==> flow/design.v <==
`timescale 1ns / 1ps
module keycheck(
    input clk,
    input rst_n,
    input key,
    output reg key_v
);
    reg [2:0] key_cnt;
    always @(posedge clk or negedge rst_n) begin
        if (!rst_n)
            key_cnt <= 3'b000;
        else
            key_cnt <= {key_cnt[1:0], key};
    end
    always @(posedge clk or negedge rst_n) begin
        if (!rst_n)
            key_v <= 1'b0;
        else if (key_cnt == 3'b110)
            key_v <= 1'b1;
        else
            key_v <= 1'b0;
    end
endmodule
`timescale 1ns / 1ps
module snack_control(
    input clk,
    input rst_n,
    input key_r,
    input key_l,
    input key_u,
    input key_d,
    input [9:0] box_x,
    input [8:0] box_y,
    input [9:0] x_pos,
    input [8:0] y_pos,
    input [1:0] speed_mode,
    output reg drive,
    output  snack_r,
    output snake_head
    );
    wire key_r1;
    wire key_l1;
    wire key_u1;
    wire key_d1;
    reg [1:0] dir; 
    parameter right = 2'd0;
    parameter left = 2'd1;
    parameter up = 2'd2;
    parameter down = 2'd3;
    keycheck r_keycheck(
        .clk(clk),
        .rst_n(rst_n),
        .key(key_r),
        .key_v(key_r1)
    );
    keycheck l_keycheck(
        .clk(clk),
        .rst_n(rst_n),
        .key(key_l),
        .key_v(key_l1)
    );
    keycheck u_keycheck(
        .clk(clk),
        .rst_n(rst_n),
        .key(key_u),
        .key_v(key_u1)
    );
    keycheck d_keycheck(
        .clk(clk),
        .rst_n(rst_n),
        .key(key_d),
        .key_v(key_d1)
    );
    always @(posedge clk or negedge rst_n)
        if (!rst_n) dir <= right;
        else if (key_r1 && dir != left) dir <= right;
        else if (key_l1 && dir != right) dir <= left;
        else if (key_u1 && dir != down) dir <= up;
        else if (key_d1 && dir != up) dir <= down;
    reg [9:0] snack_x[19:0];
    reg [8:0] snack_y[19:0];
    reg [20:0] cnt_m; 
    reg [20:0]update_time;
    always @( posedge clk or negedge rst_n) begin
    if(!rst_n)
        update_time = 19'd4200;
      else begin
         case (speed_mode)
         2'b00: update_time <= 20'd6200;  
         2'b01: update_time <= 20'd4200;  
         2'b10: update_time <= 20'd3200;  
         endcase
        end
    end
     reg fin;
    always @(posedge clk or negedge rst_n)
        if (!rst_n) cnt_m <= 19'd0;
        else if (fin) cnt_m <= 19'd0;
        else if (cnt_m == update_time) cnt_m <= 19'd0;
        else cnt_m <= cnt_m + 19'd1;
    always @(posedge clk or negedge rst_n)
        if (!rst_n) begin
            snack_x[0] <= 10'd400;
            snack_y[0] <= 10'd300;
        end else if (cnt_m == update_time)
            case (dir)
                right: if (snack_x[0] >= 10'd799) snack_x[0] <= 10'd0;
                       else snack_x[0] <= snack_x[0] + 10'd5;
                left: if (snack_x[0] == 10'd0) snack_x[0] <= 10'd799;
                      else snack_x[0] <= snack_x[0] - 10'd5;
                up: if (snack_y[0] >= 10'd599) snack_y[0] <= 10'd0;
                    else snack_y[0] <= snack_y[0] + 10'd5;
                down: if (snack_y[0] == 10'd0) snack_y[0] <= 10'd599;
                      else snack_y[0] <= snack_y[0] - 10'd5;
            endcase
    always @(posedge clk or negedge rst_n)
        if (!rst_n) begin
            snack_x[1] <= 10'd0;
            snack_y[1] <= 10'd0;
            snack_x[2] <= 10'd0;
            snack_y[2] <= 10'd0;
            snack_x[3] <= 10'd0;
            snack_y[3] <= 10'd0;
            snack_x[4] <= 10'd0;
            snack_y[4] <= 10'd0;
            snack_x[5] <= 10'd0;
            snack_y[5] <= 10'd0;
            snack_x[6] <= 10'd0;
            snack_y[6] <= 10'd0;
            snack_x[7] <= 10'd0;
            snack_y[7] <= 10'd0;
            snack_x[8] <= 10'd0;
            snack_y[8] <= 10'd0;
            snack_x[9] <= 10'd0;
            snack_y[9] <= 10'd0;
            snack_x[10] <= 10'd0;
            snack_y[10] <= 10'd0;
            snack_x[11] <= 10'd0;
            snack_y[11] <= 10'd0;
            snack_x[12] <= 10'd0;
            snack_y[12] <= 10'd0;
            snack_x[13] <= 10'd0;
            snack_y[13] <= 10'd0;
            snack_x[14] <= 10'd0;
            snack_y[14] <= 10'd0;
            snack_x[15] <= 10'd0;
            snack_y[15] <= 10'd0;
            snack_x[16] <= 10'd0;
            snack_y[16] <= 10'd0;
            snack_x[17] <= 10'd0;
            snack_y[17] <= 10'd0;
            snack_x[18] <= 10'd0;
            snack_y[18] <= 10'd0;
            snack_x[19] <= 10'd0;
            snack_y[19] <= 10'd0;
        end else if (cnt_m == update_time) begin
            snack_x[1] <= snack_x[0];
            snack_y[1] <= snack_y[0];
            snack_x[2] <= snack_x[1];
            snack_y[2] <= snack_y[1];
            snack_x[3] <= snack_x[2];
            snack_y[3] <= snack_y[2];
            snack_x[4] <= snack_x[3];
            snack_y[4] <= snack_y[3];
            snack_x[5] <= snack_x[4];
            snack_y[5] <= snack_y[4];
            snack_x[6] <= snack_x[5];
            snack_y[6] <= snack_y[5];
            snack_x[7] <= snack_x[6];
            snack_y[7] <= snack_y[6];
            snack_x[8] <= snack_x[7];
            snack_y[8] <= snack_y[7];
            snack_x[9] <= snack_x[8];
            snack_y[9] <= snack_y[8];
            snack_x[10] <= snack_x[9];
            snack_y[10] <= snack_y[9];
            snack_x[11] <= snack_x[10];
            snack_y[11] <= snack_y[10];
            snack_x[12] <= snack_x[11];
            snack_y[12] <= snack_y[11];
            snack_x[13] <= snack_x[12];
            snack_y[13] <= snack_y[12];
            snack_x[14] <= snack_x[13];
            snack_y[14] <= snack_y[13];
            snack_x[15] <= snack_x[14];
            snack_y[15] <= snack_y[14];
            snack_x[16] <= snack_x[15];
            snack_y[16] <= snack_y[15];
            snack_x[17] <= snack_x[16];
            snack_y[17] <= snack_y[16];
            snack_x[18] <= snack_x[17];
            snack_y[18] <= snack_y[17];
            snack_x[19] <= snack_x[18];
            snack_y[19] <= snack_y[18];
        end
    reg [4:0] length;
    always @(posedge clk or negedge rst_n)
        if (!rst_n) begin
            length <= 5'd1;
            drive <= 1'd0;
        end else if (drive) drive <= 1'd0;
        else if (snack_x[0] >= box_x-10'd10&&snack_x[0]<=box_x+10'd10 && snack_y[0] >= box_y-10'd10&&snack_y[0]<=box_y+10'd10) begin
            drive <= 1'd1;
            if (length < 5'd20) length <= length + 5'd1;
            else length <= length;
        end
    always @(posedge clk or negedge rst_n)
        if (!rst_n) fin <= 1'b0;
        else if ((snack_x[0] == snack_x[1] && snack_y[0] == snack_y[1]) ||
                 (snack_x[0] == snack_x[2] && snack_y[0] == snack_y[2]) ||
                 (snack_x[0] == snack_x[3] && snack_y[0] == snack_y[3]) ||
                 (snack_x[0] == snack_x[4] && snack_y[0] == snack_y[4]) ||
                 (snack_x[0] == snack_x[5] && snack_y[0] == snack_y[5]) ||
                 (snack_x[0] == snack_x[6] && snack_y[0] == snack_y[6]) ||
                 (snack_x[0] == snack_x[7] && snack_y[0] == snack_y[7]) ||
                 (snack_x[0] == snack_x[8] && snack_y[0] == snack_y[8]) ||
                 (snack_x[0] == snack_x[9] && snack_y[0] == snack_y[9]) ||
                 (snack_x[0] == snack_x[10] && snack_y[0] == snack_y[10]) ||
                 (snack_x[0] == snack_x[11] && snack_y[0] == snack_y[11]) ||
                 (snack_x[0] == snack_x[12] && snack_y[0] == snack_y[12]) ||
                 (snack_x[0] == snack_x[13] && snack_y[0] == snack_y[13]) ||
                 (snack_x[0] == snack_x[14] && snack_y[0] == snack_y[14]) ||
                 (snack_x[0] == snack_x[15] && snack_y[0] == snack_y[15]) ||
                 (snack_x[0] == snack_x[16] && snack_y[0] == snack_y[16]) ||
                 (snack_x[0] == snack_x[17] && snack_y[0] == snack_y[17]) ||
                 (snack_x[0] == snack_x[18] && snack_y[0] == snack_y[18]) ||
                 (snack_x[0] == snack_x[19] && snack_y[0] == snack_y[19] )) fin <= 1'b1;
                      assign snack_r = (
                (x_pos >= snack_x[1]-10'd10 && x_pos <= snack_x[1]+10'd10)&&(y_pos >= snack_y[1]-10'd10 && y_pos <= snack_y[1]+10'd10)&&length > 5'd1)||
                ((x_pos >= snack_x[2]-10'd10 && x_pos <= snack_x[2]+10'd10)&&(y_pos >= snack_y[2]-10'd10 && y_pos <= snack_y[2]+10'd10)&&length > 5'd2)||
                ((x_pos >= snack_x[3]-10'd10 && x_pos <= snack_x[3]+10'd10)&&(y_pos >= snack_y[3]-10'd10 && y_pos <= snack_y[3]+10'd10)&&length > 5'd3)||
                ((x_pos >= snack_x[4]-10'd10 && x_pos <= snack_x[4]+10'd10)&&(y_pos >= snack_y[4]-10'd10 && y_pos <= snack_y[4]+10'd10)&&length > 5'd4)||
                ((x_pos >= snack_x[5]-10'd10 && x_pos <= snack_x[5]+10'd10)&&(y_pos >= snack_y[5]-10'd10 && y_pos <= snack_y[5]+10'd10)&&length > 5'd5)||
                ((x_pos >= snack_x[6]-10'd10 && x_pos <= snack_x[6]+10'd10)&&(y_pos >= snack_y[6]-10'd10 && y_pos <= snack_y[6]+10'd10)&&length > 5'd6)||
                ((x_pos >= snack_x[7]-10'd10 && x_pos <= snack_x[7]+10'd10)&&(y_pos >= snack_y[7]-10'd10 && y_pos <= snack_y[7]+10'd10)&&length > 5'd7)||
                ((x_pos >= snack_x[8]-10'd10 && x_pos <= snack_x[8]+10'd10)&&(y_pos >= snack_y[8]-10'd10 && y_pos <= snack_y[8]+10'd10)&&length > 5'd8)||
                ((x_pos >= snack_x[9]-10'd10 && x_pos <= snack_x[9]+10'd10)&&(y_pos >= snack_y[9]-10'd10 && y_pos <= snack_y[9]+10'd10)&&length > 5'd9)||
                ((x_pos >= snack_x[10]-10'd10 && x_pos <= snack_x[10]+10'd10)&&(y_pos >= snack_y[10]-10'd10 && y_pos <= snack_y[10]+10'd10)&&length > 5'd10)||
                ((x_pos >= snack_x[11]-10'd10 && x_pos <= snack_x[11]+10'd10)&&(y_pos >= snack_y[11]-10'd10 && y_pos <= snack_y[11]+10'd10)&&length > 5'd11)||
                ((x_pos >= snack_x[12]-10'd10 && x_pos <= snack_x[12]+10'd10)&&(y_pos >= snack_y[12]-10'd10 && y_pos <= snack_y[12]+10'd10)&&length > 5'd12)||
                ((x_pos >= snack_x[13]-10'd10 && x_pos <= snack_x[13]+10'd10)&&(y_pos >= snack_y[13]-10'd10 && y_pos <= snack_y[13]+10'd10)&&length > 5'd13)||
                ((x_pos >= snack_x[14]-10'd10 && x_pos <= snack_x[14]+10'd10)&&(y_pos >= snack_y[14]-10'd10 && y_pos <= snack_y[14]+10'd10)&&length > 5'd14)||
                ((x_pos >= snack_x[15]-10'd10 && x_pos <= snack_x[15]+10'd10)&&(y_pos >= snack_y[15]-10'd10 && y_pos <= snack_y[15]+10'd10)&&length > 5'd15)||
                ((x_pos >= snack_x[16]-10'd10 && x_pos <= snack_x[16]+10'd10)&&(y_pos >= snack_y[16]-10'd10 && y_pos <= snack_y[16]+10'd10)&&length > 5'd16)||
                ((x_pos >= snack_x[17]-10'd10 && x_pos <= snack_x[17]+10'd10)&&(y_pos >= snack_y[17]-10'd10 && y_pos <= snack_y[17]+10'd10)&&length > 5'd17)||
                ((x_pos >= snack_x[18]-10'd10 && x_pos <= snack_x[18]+10'd10)&&(y_pos >= snack_y[18]-10'd10 && y_pos <= snack_y[18]+10'd10)&&length > 5'd18)||
                ((x_pos >= snack_x[19]-10'd10 && x_pos <= snack_x[19]+10'd10)&&(y_pos >= snack_y[19]-10'd10 && y_pos <= snack_y[19]+10'd10)&&length > 5'd19);
                  assign snake_head=((x_pos >= snack_x[0]-10'd10 && x_pos <= snack_x[0]+10'd10)&&(y_pos >= snack_y[0]-10'd10 && y_pos <= snack_y[0]+10'd10));
endmodule
`timescale 1ns / 1ps
module random(
    input clk,
    input rst_n,
    output reg [8:0] rand_num
    );
    always @(posedge clk or negedge rst_n)
        if (!rst_n) rand_num <= 9'd132;
        else begin
            rand_num[0] <= rand_num[8];
            rand_num[1] <= rand_num[0];
            rand_num[2] <= rand_num[1];
            rand_num[3] <= rand_num[2];
            rand_num[4] <= rand_num[3] ^ rand_num[8];
            rand_num[5] <= rand_num[4] ^ rand_num[8];
            rand_num[6] <= rand_num[5] ^ rand_num[8];
            rand_num[7] <= rand_num[6];
            rand_num[8] <= rand_num[7];
            if (rand_num > 9'd240)
                rand_num <= rand_num % 9'd240;
        end
endmodule
`timescale 1ns / 1ps
module box_create(
    input clk,
    input rst_n,
    input [8:0] rand_num,
    input rand_drive,
    output reg [9:0] rand_x,
    output reg [9:0] rand_y
    );
    reg flag;
    always @(posedge clk or negedge rst_n)
        if (!rst_n) begin
            rand_x <= 9'd300;
            rand_y <= 9'd300;
            flag <= 1'b0;
        end else if (rand_drive) begin
            flag <= 1'b1;
            rand_x <= rand_num;
        end else if (flag == 1'b1) begin
            rand_y <= rand_num;
            flag <= 1'b0;
        end
endmodule
`timescale 1ns / 1ps
module random_box(
    input clk,
    input rst_n,
    input drive,
    output wire [9:0] box_x,
    output wire [9:0] box_y
    );
    wire [8:0] rand_num;
    random U1_random(
        .clk(clk),
        .rst_n(rst_n),
        .rand_num(rand_num)
    );
    wire [9:0] rand_x;
    wire [9:0] rand_y;
    box_create U1_box_create(
        .clk(clk),
        .rst_n(rst_n),
        .rand_num(rand_num),
        .rand_drive(drive),
        .rand_x(rand_x),
        .rand_y(rand_y)
    );
    assign box_x = rand_x;
    assign box_y = rand_y;
endmodule
`timescale 1ns / 1ps
module PS2(
	input clk, rst,
	input ps2_clk, ps2_data,
	output reg up, left, right, down
	);
reg ps2_clk_falg0, ps2_clk_falg1, ps2_clk_falg2;
wire negedge_ps2_clk = !ps2_clk_falg1 & ps2_clk_falg2;
reg negedge_ps2_clk_shift;
reg [9:0] data;
reg data_break, data_done, data_expand;
reg[7:0]temp_data;
reg[3:0]num;
always@(posedge clk or posedge rst)begin
	if(rst)begin
		ps2_clk_falg0<=1'b0;
		ps2_clk_falg1<=1'b0;
		ps2_clk_falg2<=1'b0;
	end
	else begin
		ps2_clk_falg0<=ps2_clk;
		ps2_clk_falg1<=ps2_clk_falg0;
		ps2_clk_falg2<=ps2_clk_falg1;
	end
end
always@(posedge clk or posedge rst)begin
	if(rst)
		num<=4'd0;
	else if (num==4'd11)
		num<=4'd0;
	else if (negedge_ps2_clk)
		num<=num+1'b1;
end
always@(posedge clk)begin
	negedge_ps2_clk_shift<=negedge_ps2_clk;
end
always@(posedge clk or posedge rst)begin
	if(rst)
		temp_data<=8'd0;
	else if (negedge_ps2_clk_shift)begin
		case(num)
			4'd2 : temp_data[0]<=ps2_data;
			4'd3 : temp_data[1]<=ps2_data;
			4'd4 : temp_data[2]<=ps2_data;
			4'd5 : temp_data[3]<=ps2_data;
			4'd6 : temp_data[4]<=ps2_data;
			4'd7 : temp_data[5]<=ps2_data;
			4'd8 : temp_data[6]<=ps2_data;
			4'd9 : temp_data[7]<=ps2_data;
			default: temp_data<=temp_data;
		endcase
	end
	else temp_data<=temp_data;
end
always@(posedge clk or posedge rst)begin
	if(rst)begin
		data_break<=1'b0;
		data<=10'd0;
		data_done<=1'b0;
		data_expand<=1'b0;
	end
	else if(num==4'd11)begin
		if(temp_data==8'hE0)begin
			data_expand<=1'b1;
		end
		else if(temp_data==8'hF0)begin
			data_break<=1'b1;
		end
		else begin
			data<={data_expand,data_break,temp_data};
			data_done<=1'b1;
			data_expand<=1'b0;
			data_break<=1'b0;
		end
	end
	else begin
		data<=data;
		data_done<=1'b0;
		data_expand<=data_expand;
		data_break<=data_break;
	end
end
always @(posedge clk or posedge rst) begin
	if (rst) begin
		up <= 1'b0; left <= 1'b0; right <= 1'b0; down <= 1'b0;
	end
	else case (data)
        10'h275:down <= 1;
        10'h375:down <= 0;
        10'h26B:left <= 1;
        10'h36B:left <= 0;
        10'h274:right <= 1;
        10'h374:right <= 0;
        10'h272:up<=1;
        10'h372:up<=0;
    endcase
end
endmodule
`timescale 1ns / 1ps
module VGA(
	input clk,                    
	input rst,
	input [11:0]Din,			 
	output reg [8:0]row,		 
	output reg [9:0]col,		 
	output reg rdn,			 
	output reg [3:0]R, G, B, 
	output reg HS, VS			 
   );
reg [9:0] h_count;  
	always @ (posedge clk) begin
		if (rst)  h_count <= 10'h0;
		else if  (h_count == 10'd799)
					 h_count <= 10'h0;
			  else h_count <= h_count + 10'h1;
	end
reg [9:0] v_count;  
	always @ (posedge clk or posedge rst) begin
		if (rst)  v_count <= 10'h0;
		else if  (h_count == 10'd799) begin
					if (v_count == 10'd524) v_count <= 10'h0;
					else v_count <= v_count + 10'h1;
		end
	end
wire	[9:0] row_addr = v_count - 10'd35;		 
wire	[9:0] col_addr = h_count - 10'd143;		 
wire			h_sync = (h_count > 10'd95);		 
wire			v_sync = (v_count > 10'd1);		 
wire			read   = (h_count > 10'd142) &&	 
							(h_count < 10'd783) &&	 
							(v_count > 10'd34)  &&	 
							(v_count < 10'd525);		 
always @ (posedge clk) begin
	row <= row_addr[8:0];	 
	col <= col_addr;			 
	rdn <= ~read;				 
	HS  <= h_sync;				 
	VS  <= v_sync;				 
	R   <= rdn ? 4'h0 : Din[3:0];		 
	G	 <= rdn ? 4'h0 : Din[7:4];		 
	B	 <= rdn ? 4'h0 : Din[11:8];	 
end
endmodule
`timescale 1ns / 1ps
module draw_snake(
    input clk,
    input rdn,
    input [8:0] row,
    input [9:0] col,
    input rst_n,
    input [9:0] box_x,
    input [8:0] box_y,
    output reg [11:0] pixel,
    input snake_r,
    input snake_head
    );
    parameter RED = 12'b0000_0000_1111;
    parameter GREEN = 12'b0000_1111_0000;
    parameter BLUE = 12'b1111_0000_0000;
    parameter YELLOW = 12'b0000_1111_1111;
    always @(posedge clk ) begin
        if (rst_n==0) pixel <= YELLOW;
        else if (!rdn) begin 
        if(snake_head) pixel<=YELLOW;
          else  if (snake_r) pixel <= GREEN; 
            else if (col >= box_x-10'd10 &&col<=box_x+10'd10 && row>=box_y-10'd10&& row<=box_y+10'd10) pixel <= RED; 
            else pixel <= 12'h000; 
        end
    end
endmodule
`timescale 1ns / 1ps
module Bpmusic(
input key,
input clk,
output reg beep
);
reg [15:0] cnt;
reg [15:0] prediv;
reg [12:0] delay;
always @(posedge clk) begin
if (key == 1'b1) begin
	beep <= 1'b0;
	delay <= 13'd0;
	cnt <= 16'd0;
	prediv <= 16'hBA9E;
end
else begin
	cnt <= cnt + 1'b1;
	if (cnt == prediv) begin
		beep <= ~beep;
		cnt <= 0;
		delay <= delay +1'b1;
		case(delay)
			13'd1000:prediv <= 16'hA648;
			13'd2000:prediv <= 16'h941F;
			13'd3000:prediv <= 16'h8BCF;
			13'd4000:prediv <= 16'h7C90;
			13'd5000:prediv <= 16'h6EFA;
			13'd6000:prediv <= 16'h62DD;
			13'd7000:begin
				prediv <= 16'hBA9E;
				delay <= 13'd0;
				end
			default : prediv <= prediv;
			endcase
	end
end 
end
endmodule
`timescale 1ns / 1ps
module snack(
    input ps2_data,
    input ps2_clk,
    input clk,
    input [1:0] speed_mode,
    input rst_n,
    input key,
    output hsync,
    output vsync,
    output beep,
    output [3:0] vga_r,
    output [3:0] vga_g,
    output [3:0] vga_b
    );
    wire key_r,key_l,key_u,key_d;
    PS2 ps2(.clk(clk),.rst(!rst_n),.ps2_clk(ps2_clk),.ps2_data(ps2_data),.up(key_u),.left(key_l),.right(key_r),.down(key_d));
    wire [9:0] col;
    wire [8:0] row;
    wire [9:0] box_x;
    wire [8:0] box_y;
    wire drive;
    wire snake_r;
    wire snake_head;
    snack_control u1_snack_control(
        .clk(clk),
        .rst_n(rst_n),
        .key_r(key_r),
        .key_l(key_l),
        .key_u(key_u),
        .key_d(key_d),
        .box_x(box_x),
        .box_y(box_y),
        .x_pos(col),
        .y_pos(row),
        .speed_mode(speed_mode),
        .drive(drive),
        .snack_r(snake_r),
        .snake_head(snake_head)
                  );
    random_box u1_random_box(
        .clk(clk),
        .rst_n(rst_n),
        .drive(drive), 
        .box_x(box_x), 
        .box_y(box_y)
    );
    wire [11:0] pixel;
    wire rdn;
    reg control_signal;
    wire [3:0]vga_r1;
    wire [3:0]vga_g1;
    wire [3:0]vga_b1;
    wire hsync1;
    wire vsync1;
    wire [3:0]vga_r2;
    wire [3:0]vga_g2;
    wire [3:0]vga_b2;
    wire hsync2;
    wire vsync2;
    VGA vga0(
        .clk(clk),
        .rst(!rst_n),
        .R(vga_r1),
        .G(vga_g1),
        .B(vga_b1),
        .HS(hsync1),
        .VS(vsync1),
        .row(row),
        .col(col),
        .rdn(rdn),
        .Din(pixel)
    );
    assign vga_r2 = 4'h0;
    assign vga_g2 = 4'h0;
    assign vga_b2 = 4'h0;
    assign hsync2 = 1'b0;
    assign vsync2 = 1'b0;
    draw_snake draw(
        .clk(clk),
        .rdn(rdn),
        .row(row),
        .col(col),
        .rst_n(rst_n),
        .box_x(box_x),
        .box_y(box_y),
        .pixel(pixel),
        .snake_r(snake_r),
        .snake_head(snake_head)
    );
    always @(posedge clk or negedge rst_n) begin
        if (!rst_n) begin
            control_signal <= 1'b0;  
        end else begin
            control_signal <=1'b1;
        end
    end
    assign vga_r = control_signal ? vga_r1 : vga_r2;
    assign vga_g = control_signal ? vga_g1 : vga_g2;
    assign vga_b = control_signal ? vga_b1 : vga_b2;
    assign hsync = control_signal ? hsync1 : hsync2;
    assign vsync = control_signal ? vsync1 : vsync2;
    Bpmusic music (
    .clk(clk),
    .key(key),
    .beep(beep)
    );
endmodule
Reports on snack
The steps from the RTL of snack to its reports follow in flow order.
Lines are those of the file above, counted from 1.
Library cell names are shortened.
Not given: -

inputs
  design top = snack
  clock port = clk
  cell library = sky130hd
  timing corner = tt_025C_1v80

After elaboration
Yosys after proc, flatten, opt, wreduce and memory -nomap, before mapping. Print and check cells are not counted. Equal cells are merged and count once.

word-level totals
  bits in registers = 620
  input port bits = 7
  output and inout port bits = 15
  elaborated cells = 630

operators by class
  add/subtract/negate cells = 97
  div/mod/pow operators = 1
  $lt $le $gt $ge = 117
  equality and inequality tests = 81
  multiplexer cells = 49
  bitwise logic cells = 10
  reductions and logical operators = 181

operators with widths
  kind                                                    number
  greater-or-equal comparator 10 bit                      22
  <= comparator 10 bit                                    22
  greater-or-equal comparator 9 x 10 -> 1 bit             22
  <= comparator 9 x 10 -> 1 bit                           22
  adder 9 x 4 -> 10 bit (second input constant)           22
  subtractor 9 x 4 -> 10 bit (second input constant)      22
  adder 10 x 4 -> 10 bit (second input constant)          20
  subtractor 10 x 4 -> 10 bit (second input constant)     20
  equality test 10 bit                                    19
  equality test 9 bit                                     19
  parallel mux 16 bit (select 7 bit)                      1
  logical AND 1 bit                                       111
  equality test 10 bit (second input constant)            10
  remainder unit 9 x 8 -> 9 bit (second input constant)   1
  parallel mux 21 bit (select 3 bit)                      1
  2-to-1 mux 21 bit                                       2
  > comparator 5 x 4 -> 1 bit (second input constant)     8
  equality test 13 bit (second input constant)            3
  logical OR 1 bit                                        36
  2-to-1 mux 10 bit                                       3
  AND reduction 2 bit                                     14
  equality test 13 x 12 -> 1 bit (second input constant)  2
  2-to-1 mux 12 bit                                       2
  2-to-1 mux 4 bit                                        6
  adder 21 x 1 -> 21 bit (second input constant)          1
  equality test 21 bit                                    1
  2-to-1 mux 1 bit                                        21
  adder 10 x 1 -> 10 bit (second input constant)          2

Not listed: further kinds 54, cells in them 101.

Longest topological paths
Yosys ltp: most cells in a row. Word level: on the elaborated netlist, between registers, memories and ports. Mapped: between sequential cells and ports; inverters and the memories' decode and read muxes count.

logic depth
  word-level depth = 25
  ABC_AREA = 0
  mapped depth = 16
  mapped depth without buffers = 16

After synthesis
Source: synth_stat.txt of the flow (Yosys; design flattened, memories mapped). It holds for the ABC_AREA given above (unset counts as 0); a run with the other value may have another netlist.
The area totals of this step are shown rounded.

cells by type
  cell type  number  area in all (sq um)
  dfrtp_1    481     1.2E+04
  ha_1       868     1.09E+04
  nand2_1    1204    4.52E+03
  xor2_1     503     4.41E+03
  xnor2_1    499     4.37E+03
  o21ai_0    382     1.91E+03
  dfxtp_1    83      1.66E+03
  clkbuf_1   366     1.37E+03
  nor2_1     366     1.37E+03
  a21oi_1    251     1.26E+03
  nand4_1    164     1.03E+03
  inv_1      227     852.067
  nand3_1    141     705.677
  nor4_1     111     694.416
  a21o_1     89      668.141
  nor3_1     111     555.533
  dfstp_2    20      525.504
  nor2b_1    78      487.968

Not listed: further types 69, cells in them 754.

synthesis totals
  mapped cells = 6698
  chip area (Yosys) = 55000 sq um
  area of sequential cells = 14000 sq um
  flip-flop cells = 584
  buffers = 445

By module: a second synthesis without flattening, with its own total; a netlist apart from the flattened one above.

unflattened totals
  cells (unflattened synthesis) = 6872
  area (unflattened synthesis) = 57000 sq um

Rows give one instance, submodules left out.

by module
  module         times used  cells  area (sq um)  seq. area (sq um)
  snack_control  1           5925   47000         10000
  Bpmusic        1           311    2600          920
  VGA            1           210    2200          1100
  draw_snake     1           191    1400          40
  PS2            1           112    1400          800
  box_create     1           43     780           490
  random         1           42     450           230
  keycheck       4           5      110           100
  snack          1           18     140           25
  random_box     1           0      0.0           0.0

Path before layout
OpenSTA on the mapped netlist: ideal clock, no wires. The path of least setup slack (recovery checks aside). Input and output delay are each 20% of the period. Register names are those of the netlist, which keeps one name where synthesis merged equal registers.

timing path post-synthesis
  path type = input -> register
  start = input key
  end = register music.cnt[10]
  period = 40.0 ns
  external input delay = 8.000 ns
  library setup time = 0.128 ns
  time at the first pin = 8.000 ns
  arrival = 8.772 ns
  required time = 39.872 ns
  path slack = 31.100 ns
  delay of the path = 0.900 ns
  stages = 5
  path buffers = 2
  synthesis period reached = 8.9 ns

"delay of the path" is the arrival time less input delay plus setup time.
"stages": output pins that drive a net of the path, with the launching flip-flop's if there is one; two outputs of one cell count as two.
"synthesis period reached" is the clock period less the worst setup slack; recovery checks do not enter. This is arithmetic on one report: input and output delays are still those of the set period (20% each).
The rows between start and end are the longest chain of elaborated cells between them; the timing report does not say that the signal goes this way. Where chains are equally long, one stands for them.
A line is the first line of the expression or statement that the cell stems from. Yosys adds cells for indexed reads and writes and turns some case tables into memories.
At most two assigning lines are given for a register; there are more.

between the ends, post-synthesis
  cell sequence = clkbuf_1 -> inv_1 -> nand2_1 -> clkbuf_1 -> nor2_1
  length of the longest elaborated chain = 1
  elaborated cells between the ends (all ways) = 1
  source lines of those cells = 0
  classes of those cells = reduce/logical: 1

ends and longest elaborated chain, post-synthesis
  what                line  source
  from (decl)         538   input key,
  OR reduction 2 bit  -
  to (assign)         505   cnt <= 16'd0;
  to (assign)         509   cnt <= cnt + 1'b1;
  to (decl)           498   reg [15:0] cnt;

Path in the finished layout
From the final timing report of flow run 1: the path of least setup slack in the routed layout; clock arrival at registers is part of the times.

timing path after layout
  path type = register -> register
  start = register u1_snack_control.snack_x[0][1]
  end = register draw.pixel[6]
  period = 8.7 ns
  library setup time = 0.11 ns
  time at the first pin = 0.67 ns
  arrival = 6.25 ns
  required time = 9.26 ns
  path slack = 3.00 ns
  stages = 16
  path buffers = 2

The rows between start and end are the longest chain of elaborated cells between them; the timing report does not say that the signal goes this way. Where chains are equally long, one stands for them.
At most two assigning lines are given for a register; there are more.

between the ends, after layout
  cell sequence = dfrtp_1 -> clkbuf_1 -> buf_2 -> inv_1 -> ha_1 -> nor2b_1 -> nor4_1 -> xnor2_1 -> ha_1 -> o21ai_0 -> nand2b_1 -> a21oi_1 -> a221o_1 -> a21oi_1 -> a311o_1 -> o32a_1
  length of the longest elaborated chain = 5
  elaborated cells between the ends (all ways) = 7
  source lines of those cells = 2
  classes of those cells = add/sub: 2; compare: 2; mux: 1; reduce/logical: 2

ends and longest elaborated chain, after layout
  what                                line  source
  from (decl)                         80    reg [9:0] snack_x[19:0];
  from (assign)                       108   else snack_x[0] <= snack_x[0] + 10'd5;
  from (assign)                       110   else snack_x[0] <= snack_x[0] - 10'd5;
  subtractor 10 x 4 -> 10 bit         248   assign snake_head=((x_pos >= snack_x[0]-10'd10 && x_pos <= snack_x[0]+10'd10)&&(y_pos >= snack_y[0]-10'd10 && ...
  greater-or-equal comparator 10 bit  248
  logical AND 1 bit (2 in a row)      248
  2-to-1 mux 12 bit                   485   if(snake_head) pixel<=YELLOW;
  to (assign)                         485
  to (assign)                         486   else  if (snake_r) pixel <= GREEN;
  to (decl)                           474   output reg [11:0] pixel,

--- measured runs ---
Design snack on sky130hd. What follows are 3 stored runs of the flow, each under its own settings; their order means nothing. The constraints put input and output delay at 20% of the set period each and load the outputs with 0.01 pF.
"achieved period" = clock period - worst setup slack. The figure is calculated, with input and output delays left at 20% of the set period.
"time on the worst setup path" = time allowed to the worst setup path (clock period - input delay - output delay, where it has them) - its slack; a late launch clock adds to it, a late capture clock takes from it.
"total power of the final layout" rests on the timing tool's default activity at the inputs, not on a simulated workload.
Values from the reports are rounded here.
Among the settings, . means not set for that run.
Results: . = not shown.

item                                                       flow run 1            flow run 2  flow run 3
ABC_AREA                                                   0                     1           .
CELL_PAD_IN_SITES_DETAIL_PLACEMENT                         0                     2           1
CORE_ASPECT_RATIO                                          0.71                  .           .
CORE_UTILIZATION                                           27                    41          27
CTS_CLUSTER_DIAMETER                                       390                   .           .
GPL_TIMING_DRIVEN                                          0                     0           .
PLACE_DENSITY                                              0.52                  .           0.45
SLEW_MARGIN                                                20                    20          20
TNS_END_PERCENT                                            40                    75          .
period_ns                                                  8.7                   10.3        6.78
CAP_MARGIN                                                 20                    0           30
CORE_MARGIN                                                2                     2           2
CELL_PAD_IN_SITES_GLOBAL_PLACEMENT                         .                     0           0
CTS_CLUSTER_SIZE                                           .                     95          .
GPL_ROUTABILITY_DRIVEN                                     .                     0           .
HOLD_SLACK_MARGIN                                          .                     -0.04       .
MAX_ROUTING_LAYER                                          .                     met5        .
MIN_ROUTING_LAYER                                          .                     met2        met2
PLACE_DENSITY_LB_ADDON                                     .                     0.3         .
SETUP_SLACK_MARGIN                                         .                     0.85        .
utilization of the finished layout                         0.31                  .           0.3
post-route setup TNS (ns)                                  0.000                 .           0.000
achieved period (ns)                                       5.695                 .           4.778
post-route worst hold slack (ns)                           0.36                  .           0.35
area of the standard cells in the finished layout (sq um)  62000                 .           60000
lowest setup slack (ns)                                    3.0                   .           2.0
cell area after synthesis (sq um)                          55000                 .           55000
total power of the final layout (W)                        0.0083                .           0.011
die outline area (sq um)                                   210000                .           210000
time on the worst setup path (ns)                          5.70                  .           4.78
worst path kind                                            register -> register  .           register -> register

Flow run 2: incomplete, placement halted on DPL-0033
--- end ---
